==> flow/design.v <==
`timescale 1ns/1ps
module array_mult_top (
    input             clk,
    input      [15:0] a,
    input      [15:0] b,
    output reg [31:0] p
);
    reg  [15:0] a_q, b_q;
    wire [31:0] prod;
    array_multiplier u_mult (
        .in_A(a_q),
        .in_B(b_q),
        .prod_out(prod)
    );
    always @(posedge clk) begin
        a_q <= a;
        b_q <= b;
        p   <= prod;
    end
endmodule

`timescale 1ns/1ps
module array_multiplier (
    input  [15:0] in_A,
    input  [15:0] in_B,
    output [31:0] prod_out
);
    wire [15:0] pp [15:0];   
    genvar i, j;
    generate
        for (i = 0; i < 16; i = i + 1) begin : GEN_PP_ROW
            for (j = 0; j < 16; j = j + 1) begin : GEN_PP_COL
                assign pp[i][j] = in_A[j] & in_B[i];
            end
        end
    endgenerate
    wire [31:0] row_sum [15:0];
    wire [31:0] row_carry [15:0];
    assign row_sum[0]   = {16'b0, pp[0]};
    assign row_carry[0] = 32'b0;
    genvar r;
    generate
        for (r = 1; r < 16; r = r + 1) begin : ADDER_ROWS
            wire [31:0] shifted_pp = { {16 - r{1'b0}}, pp[r], {r{1'b0}} };
            adder32 ADD_STAGE (
                .in_a(row_sum[r-1]),
                .in_b(shifted_pp),
                .cin(1'b0),
                .sum(row_sum[r]),
                .cout(row_carry[r])
            );
        end
    endgenerate
    assign prod_out = row_sum[15];
endmodule
module adder32 (
    input  [31:0] in_a,
    input  [31:0] in_b,
    input         cin,
    output [31:0] sum,
    output        cout
);
    wire [31:0] carry;
    genvar k;
    full_adder FA0 (.a(in_a[0]), .b(in_b[0]), .cin(cin), .sum(sum[0]), .cout(carry[0]));
    generate
        for (k = 1; k < 32; k = k + 1) begin : FA_CHAIN
            full_adder FAi (.a(in_a[k]), .b(in_b[k]), .cin(carry[k-1]), .sum(sum[k]), .cout(carry[k]));
        end
    endgenerate
    assign cout = carry[31];
endmodule
module full_adder (
    input  a,
    input  b,
    input  cin,
    output sum,
    output cout
);
    assign sum  = a ^ b ^ cin;
    assign cout = (a & b) | (b & cin) | (a & cin);
endmodule
Appendix: tool output

---- Tool chain data of array_mult_top ----
Each step is given for the RTL above and for the edited RTL.
"original" refers to lines of the RTL above, "edited" to lines of the edited file.
"change": "edited" minus "original" as printed here. "relative change": 100 x difference / "original".
Not given: -
set-up
  design top .............................. array_mult_top
  clock ................................... clk
  standard-cell library ................... sky130hd
  library corner .......................... tt_025C_1v80

---- The edit ----
The edit as a unified diff against the file above.
The edited RTL no longer does the same as the RTL above: the edit was made by script, with no optimisation intended.
begin of diff
@@ -15,9 +15,8 @@
     always @(posedge clk) begin
         a_q <= a;
-        b_q <= b;
         p   <= prod;
     end
+    always @(*) b_q = b;
 endmodule
-
 `timescale 1ns/1ps
 module array_multiplier (
end of diff

---- Elaborated design ----
Source: Yosys, flattened and elaborated, memories not mapped. Widths are those after wreduce; folded enables and synchronous resets count as part of the registers. Registers that Yosys merges into a memory's read port (data or address) are not register bits. Print and check cells do not count. Equal cells are merged and count once.
storage and ports
  item                        original  edited  change  relative change (%)
  register bits               64        48      -16     -25.00
  bits of input ports         33        33      0       0.00
  output and inout port bits  32        32      0       0.00
cells by class
  item                 original  edited  change  relative change (%)
  bitwise logic cells  1,856     1,856   0       0.00
Operator kinds equal on both sides are left out: 3.

---- Depth ----
Yosys ltp: most cells in a row. Word level: on the elaborated netlist, between registers, memories and ports. Mapped: between sequential cells and ports; inverters and the memories' decode and read muxes count.
depth
  item                       original  edited  change  relative change (%)
  depth in word-level cells  116       116     0       0.00
  ABC_AREA                   0         0       -       -
  depth in mapped cells      80        80      0       0.00

---- Netlist ----
Source: synth_stat.txt of the flow (Yosys; design flattened, memories mapped). It holds for the ABC_AREA given above (unset counts as 0); a run with the other value may have another netlist.
mapped netlist
  item                            original  edited   change  relative change (%)
  mapped cells                    680       664      -16     -2.35
  synthesis area (µm²)            8,152.8   7,823.8  -329.0  -4.04
  area of sequential cells (µm²)  1,281.2   960.9    -320.3  -25.00
  flip-flop cells                 64        48       -16     -25.00
cell types
  cell                      original  edited  change  relative change (%)
  sky130_fd_sc_hd__dfxtp_1  64        48      -16     -25.00
  sky130_fd_sc_hd__and2_1   211       224     +13     +6.16
  sky130_fd_sc_hd__and2_2   13        0       -13     -100.00
  sky130_fd_sc_hd__buf_6    21        23      +2      +9.52
  sky130_fd_sc_hd__buf_4    11        9       -2      -18.18
Cell types equal on both sides are left out: 4.
By module: a second synthesis without flattening, with its own total; a netlist apart from the flattened one above.
second synthesis, totals
  item                                           original  edited    change  relative change (%)
  cell total of the unflattened synthesis        833       817       -16     -1.92
  area total of the unflattened synthesis (µm²)  12,792.3  12,472.0  -320.3  -2.50
Rows give one instance, submodules left out.
modules, original
  module            instances  cells  area (µm²)  seq. area (µm²)
  full_adder        480        1      20.0        0.0
  array_multiplier  1          289    1,901.8     0.0
  array_mult_top    1          64     1,281.2     1,281.2
  adder32           15         0      0.0         0.0
modules, edited
  module            instances  cells  area (µm²)  seq. area (µm²)
  full_adder        480        1      20.0        0.0
  array_multiplier  1          289    1,901.8     0.0
  array_mult_top    1          48     960.9       960.9
  adder32           15         0      0.0         0.0

---- Timing after synthesis ----
Source: OpenSTA report_checks on the synthesized netlist (no wires, ideal clock, input and output delay 20% of the period each), path of least setup slack; recovery checks are left aside. Register names are those of the netlist, which keeps one name where synthesis merged equal registers.
path after synthesis
  item                                 original              edited             change  relative change (%)
  path type                            register -> register  input -> register  -       -
  start                                reg b_q[0]            in b[1]            -       -
  end                                  reg p[30]             reg p[30]          -       -
  period (ns)                          20.0                  20.0               0.0     0.00
  time at the first pin (ns)           0.000                 4.000              +4.000  -
  arrival time (ns)                    19.377                22.959             +3.582  +18.49
  path slack (ns)                      0.566                 -3.017             -3.583  -
  path delay (ns)                      19.434                19.016             -0.418  -2.15
  stages                               55                    54                 -1      -1.82
  path buffers                         1                     1                  0       0.00
  period reached after synthesis (ns)  19.434                23.017             +3.583  +18.44
"path delay" = arrival - input delay + setup time.
"stages": output pins that drive a net of the path, with the launching flip-flop's if there is one; two outputs of one cell count as two.
"period reached after synthesis" = period - worst setup slack (recovery checks aside). The figure is calculated, with input and output delays left at 20% of the set period.
Between the ends stands the longest chain of elaborated cells between them, by number of cells; it is not shown to be the way that was timed. Of several equally long chains one is given.
A line is the first line of the expression or statement that the cell stems from. Yosys adds cells for indexed reads and writes and turns some case tables into memories.
on the way, after synthesis, original
  cells stage by stage .................... sky130_fd_sc_hd__dfxtp_1 -> sky130_fd_sc_hd__buf_6 -> sky130_fd_sc_hd__and2_1 -> sky130_fd_sc_hd__ha_1 -> sky130_fd_sc_hd__inv_1 -> sky130_fd_sc_hd__fa_1 -> sky130_fd_sc_hd__fa_1 -> sky130_fd_sc_hd__inv_1 -> sky130_fd_sc_hd__fa_1 -> sky130_fd_sc_hd__fa_1 -> sky130_fd_sc_hd__fa_1 -> sky130_fd_sc_hd__fa_1 -> sky130_fd_sc_hd__fa_1 -> sky130_fd_sc_hd__fa_1 -> sky130_fd_sc_hd__fa_1 -> sky130_fd_sc_hd__fa_1 -> sky130_fd_sc_hd__fa_1 -> sky130_fd_sc_hd__fa_1 -> (+19 left out) -> sky130_fd_sc_hd__fa_1 -> sky130_fd_sc_hd__fa_1 -> sky130_fd_sc_hd__fa_1 -> sky130_fd_sc_hd__fa_1 -> sky130_fd_sc_hd__fa_1 -> sky130_fd_sc_hd__fa_1 -> sky130_fd_sc_hd__fa_1 -> sky130_fd_sc_hd__fa_1 -> sky130_fd_sc_hd__fa_1 -> sky130_fd_sc_hd__fa_1 -> sky130_fd_sc_hd__fa_1 -> sky130_fd_sc_hd__fa_1 -> sky130_fd_sc_hd__fa_1 -> sky130_fd_sc_hd__fa_1 -> sky130_fd_sc_hd__fa_1 -> sky130_fd_sc_hd__inv_1 -> sky130_fd_sc_hd__fa_1 -> sky130_fd_sc_hd__inv_1
  cells in the longest elaborated chain ... 114
  elaborated cells on any way between the ends .. 1,567
  source lines of those cells ............. 3
  classes of those cells .................. logic: 1567
ends and longest elaborated chain, after synthesis, original
  item             line  text
  start, declared  8     reg  [15:0] a_q, b_q;
  start, assigned  17    b_q <= b;
  AND 1 bit        33    assign pp[i][j] = in_A[j] & in_B[i];
  AND 1 bit x2     81    assign cout = (a & b) | (b & cin) | (a & cin);
  OR 1 bit x2      81
  AND 1 bit        81
  OR 1 bit x2      81
  AND 1 bit        81
  OR 1 bit x2      81
  (+93 left out)   -
  AND 1 bit        81
  OR 1 bit x2      81
  AND 1 bit        81
  OR 1 bit x2      81
  AND 1 bit        81
  OR 1 bit x2      81
  XOR 1 bit        80    assign sum  = a ^ b ^ cin;
  end, assigned    18    p   <= prod;
  end, declared    6     output reg [31:0] p
on the way, after synthesis, edited
  cells stage by stage .................... sky130_fd_sc_hd__buf_6 -> sky130_fd_sc_hd__and2_1 -> sky130_fd_sc_hd__ha_1 -> sky130_fd_sc_hd__inv_1 -> sky130_fd_sc_hd__fa_1 -> sky130_fd_sc_hd__fa_1 -> sky130_fd_sc_hd__inv_1 -> sky130_fd_sc_hd__fa_1 -> sky130_fd_sc_hd__fa_1 -> sky130_fd_sc_hd__fa_1 -> sky130_fd_sc_hd__fa_1 -> sky130_fd_sc_hd__fa_1 -> sky130_fd_sc_hd__fa_1 -> sky130_fd_sc_hd__fa_1 -> sky130_fd_sc_hd__fa_1 -> sky130_fd_sc_hd__fa_1 -> sky130_fd_sc_hd__fa_1 -> sky130_fd_sc_hd__inv_1 -> (+18 left out) -> sky130_fd_sc_hd__fa_1 -> sky130_fd_sc_hd__fa_1 -> sky130_fd_sc_hd__fa_1 -> sky130_fd_sc_hd__fa_1 -> sky130_fd_sc_hd__fa_1 -> sky130_fd_sc_hd__fa_1 -> sky130_fd_sc_hd__fa_1 -> sky130_fd_sc_hd__fa_1 -> sky130_fd_sc_hd__fa_1 -> sky130_fd_sc_hd__fa_1 -> sky130_fd_sc_hd__fa_1 -> sky130_fd_sc_hd__fa_1 -> sky130_fd_sc_hd__fa_1 -> sky130_fd_sc_hd__fa_1 -> sky130_fd_sc_hd__fa_1 -> sky130_fd_sc_hd__inv_1 -> sky130_fd_sc_hd__fa_1 -> sky130_fd_sc_hd__inv_1
  cells in the longest elaborated chain ... 114
  elaborated cells on any way between the ends .. 1,568
  source lines of those cells ............. 3
  classes of those cells .................. logic: 1568
ends and longest elaborated chain, after synthesis, edited
  item             line  text
  start, declared  5     input      [15:0] b,
  AND 1 bit        32    assign pp[i][j] = in_A[j] & in_B[i];
  AND 1 bit x2     80    assign cout = (a & b) | (b & cin) | (a & cin);
  OR 1 bit x2      80
  AND 1 bit        80
  OR 1 bit x2      80
  AND 1 bit        80
  OR 1 bit x2      80
  (+93 left out)   -
  AND 1 bit        80
  OR 1 bit x2      80
  AND 1 bit        80
  OR 1 bit x2      80
  AND 1 bit        80
  OR 1 bit x2      80
  XOR 1 bit        79    assign sum  = a ^ b ^ cin;
  end, assigned    17    p   <= prod;
  end, declared    6     output reg [31:0] p

---- Timing after layout ----
From the final timing report of each run of pair 1: the path of least setup slack in the routed layout; clock arrival at registers is part of the times.
path after layout
  item                        original              edited             change  relative change (%)
  path type                   register -> register  input -> register  -       -
  start                       reg b_q[0]            in b[1]            -       -
  end                         reg p[30]             reg p[30]          -       -
  period (ns)                 20.0                  20.0               0.0     0.00
  time at the first pin (ns)  0.35                  4.00               +3.65   +1,042.86
  arrival time (ns)           19.79                 22.54              +2.75   +13.90
  path slack (ns)             0.50                  -2.28              -2.78   -
  stages                      56                    51                 -5      -8.93
  path buffers                0                     2                  +2      -
Between the ends stands the longest chain of elaborated cells between them, by number of cells; it is not shown to be the way that was timed. Of several equally long chains one is given.
on the way, after layout, original
  cells stage by stage .................... sky130_fd_sc_hd__dfxtp_4 -> sky130_fd_sc_hd__and2_1 -> sky130_fd_sc_hd__ha_1 -> sky130_fd_sc_hd__inv_1 -> sky130_fd_sc_hd__fa_2 -> sky130_fd_sc_hd__fa_2 -> sky130_fd_sc_hd__inv_2 -> sky130_fd_sc_hd__fa_1 -> sky130_fd_sc_hd__fa_2 -> sky130_fd_sc_hd__fa_2 -> sky130_fd_sc_hd__fa_2 -> sky130_fd_sc_hd__fa_2 -> sky130_fd_sc_hd__fa_2 -> sky130_fd_sc_hd__fa_2 -> sky130_fd_sc_hd__fa_2 -> sky130_fd_sc_hd__fa_1 -> sky130_fd_sc_hd__fa_1 -> sky130_fd_sc_hd__inv_1 -> (+20 left out) -> sky130_fd_sc_hd__fa_2 -> sky130_fd_sc_hd__fa_2 -> sky130_fd_sc_hd__fa_2 -> sky130_fd_sc_hd__fa_2 -> sky130_fd_sc_hd__fa_2 -> sky130_fd_sc_hd__fa_1 -> sky130_fd_sc_hd__fa_1 -> sky130_fd_sc_hd__fa_2 -> sky130_fd_sc_hd__fa_2 -> sky130_fd_sc_hd__fa_2 -> sky130_fd_sc_hd__fa_2 -> sky130_fd_sc_hd__fa_2 -> sky130_fd_sc_hd__fa_2 -> sky130_fd_sc_hd__fa_2 -> sky130_fd_sc_hd__fa_1 -> sky130_fd_sc_hd__inv_1 -> sky130_fd_sc_hd__fa_1 -> sky130_fd_sc_hd__inv_1
  cells in the longest elaborated chain ... 114
  elaborated cells on any way between the ends .. 1,567
  source lines of those cells ............. 3
  classes of those cells .................. logic: 1567
ends and longest elaborated chain, after layout, original
  item             line  text
  start, declared  8     reg  [15:0] a_q, b_q;
  start, assigned  17    b_q <= b;
  AND 1 bit        33    assign pp[i][j] = in_A[j] & in_B[i];
  AND 1 bit x2     81    assign cout = (a & b) | (b & cin) | (a & cin);
  OR 1 bit x2      81
  AND 1 bit        81
  OR 1 bit x2      81
  AND 1 bit        81
  OR 1 bit x2      81
  (+93 left out)   -
  AND 1 bit        81
  OR 1 bit x2      81
  AND 1 bit        81
  OR 1 bit x2      81
  AND 1 bit        81
  OR 1 bit x2      81
  XOR 1 bit        80    assign sum  = a ^ b ^ cin;
  end, assigned    18    p   <= prod;
  end, declared    6     output reg [31:0] p
on the way, after layout, edited
  cells stage by stage .................... sky130_fd_sc_hd__buf_8 -> sky130_fd_sc_hd__buf_6 -> sky130_fd_sc_hd__and2_4 -> sky130_fd_sc_hd__ha_4 -> sky130_fd_sc_hd__inv_2 -> sky130_fd_sc_hd__fa_2 -> sky130_fd_sc_hd__fa_2 -> sky130_fd_sc_hd__inv_2 -> sky130_fd_sc_hd__fa_1 -> sky130_fd_sc_hd__fa_2 -> sky130_fd_sc_hd__fa_2 -> sky130_fd_sc_hd__fa_2 -> sky130_fd_sc_hd__fa_2 -> sky130_fd_sc_hd__fa_2 -> sky130_fd_sc_hd__fa_2 -> sky130_fd_sc_hd__fa_2 -> sky130_fd_sc_hd__fa_2 -> sky130_fd_sc_hd__fa_2 -> (+15 left out) -> sky130_fd_sc_hd__fa_2 -> sky130_fd_sc_hd__fa_2 -> sky130_fd_sc_hd__fa_2 -> sky130_fd_sc_hd__fa_2 -> sky130_fd_sc_hd__fa_2 -> sky130_fd_sc_hd__fa_2 -> sky130_fd_sc_hd__fa_2 -> sky130_fd_sc_hd__fa_2 -> sky130_fd_sc_hd__fa_2 -> sky130_fd_sc_hd__fa_2 -> sky130_fd_sc_hd__fa_2 -> sky130_fd_sc_hd__fa_2 -> sky130_fd_sc_hd__fa_2 -> sky130_fd_sc_hd__fa_2 -> sky130_fd_sc_hd__fa_1 -> sky130_fd_sc_hd__inv_1 -> sky130_fd_sc_hd__fa_1 -> sky130_fd_sc_hd__inv_1
  cells in the longest elaborated chain ... 114
  elaborated cells on any way between the ends .. 1,568
  source lines of those cells ............. 3
  classes of those cells .................. logic: 1568
ends and longest elaborated chain, after layout, edited
  item             line  text
  start, declared  5     input      [15:0] b,
  AND 1 bit        32    assign pp[i][j] = in_A[j] & in_B[i];
  AND 1 bit x2     80    assign cout = (a & b) | (b & cin) | (a & cin);
  OR 1 bit x2      80
  AND 1 bit        80
  OR 1 bit x2      80
  AND 1 bit        80
  OR 1 bit x2      80
  (+93 left out)   -
  AND 1 bit        80
  OR 1 bit x2      80
  AND 1 bit        80
  OR 1 bit x2      80
  AND 1 bit        80
  OR 1 bit x2      80
  XOR 1 bit        79    assign sum  = a ^ b ^ cin;
  end, assigned    17    p   <= prod;
  end, declared    6     output reg [31:0] p

---- Layout results ----
Runs of the flow (Yosys, OpenROAD) on both versions; the two runs of a pair have the same settings. The constraints put input and output delay at 20% of the set period each and load the outputs with 0.01 pF.
settings, pair 1
  CORE_UTILIZATION ........................ 40
  PLACE_DENSITY ........................... 0.6
  period_ns ............................... 20.0
  CAP_MARGIN .............................. 20
  CORE_MARGIN ............................. 2
  SLEW_MARGIN ............................. 20
final reports, pair 1
  item                                       original  edited    change   relative change (%)
  Yosys chip area after synthesis (µm²)      8,152.8   7,823.8   -329.0   -4.04
  die outline area (µm²)                     21,540.0  20,694.3  -845.7   -3.93
  standard-cell area after layout (µm²)      9,430.3   9,213.8   -216.5   -2.30
  utilization of the finished layout (%)     46.9      47.7      +0.8     -
  worst slack on setup checks (ns)           0.503     -2.284    -2.787   -
  post-route setup TNS (ns)                  0.000     -10.439   -10.439  -
  worst hold slack in the final report (ns)  0.531     0.742     +0.211   -
  clock period achieved (ns)                 19.497    22.284    +2.787   +14.29
settings, pair 2
  ABC_AREA ................................ 0
  CAP_MARGIN .............................. 25
  CORE_ASPECT_RATIO ....................... 0.52
  CORE_MARGIN ............................. 5
  CORE_UTILIZATION ........................ 33
  GPL_ROUTABILITY_DRIVEN .................. 1
  MIN_ROUTING_LAYER ....................... met2
  SETUP_SLACK_MARGIN ...................... -0.94
  SLEW_MARGIN ............................. 0
  period_ns ............................... 22.0
final reports, pair 2
  item                                       original  edited    change    relative change (%)
  Yosys chip area after synthesis (µm²)      8,152.8   7,823.8   -329.0    -4.04
  die outline area (µm²)                     28,119.0  27,054.3  -1,064.7  -3.79
  standard-cell area after layout (µm²)      9,175.0   9,200.1   +25.1     +0.27
  utilization of the finished layout (%)     37.8      39.6      +1.8      -
  worst slack on setup checks (ns)           1.459     -0.950    -2.409    -
  post-route setup TNS (ns)                  0.000     -2.506    -2.506    -
  worst hold slack in the final report (ns)  0.695     0.814     +0.119    -
  clock period achieved (ns)                 20.541    22.950    +2.409    +11.73
"clock period achieved" is the run's clock period less its worst setup slack. It is reckoned from that one timing run; input and output delays stay at 20% of the period that was set.
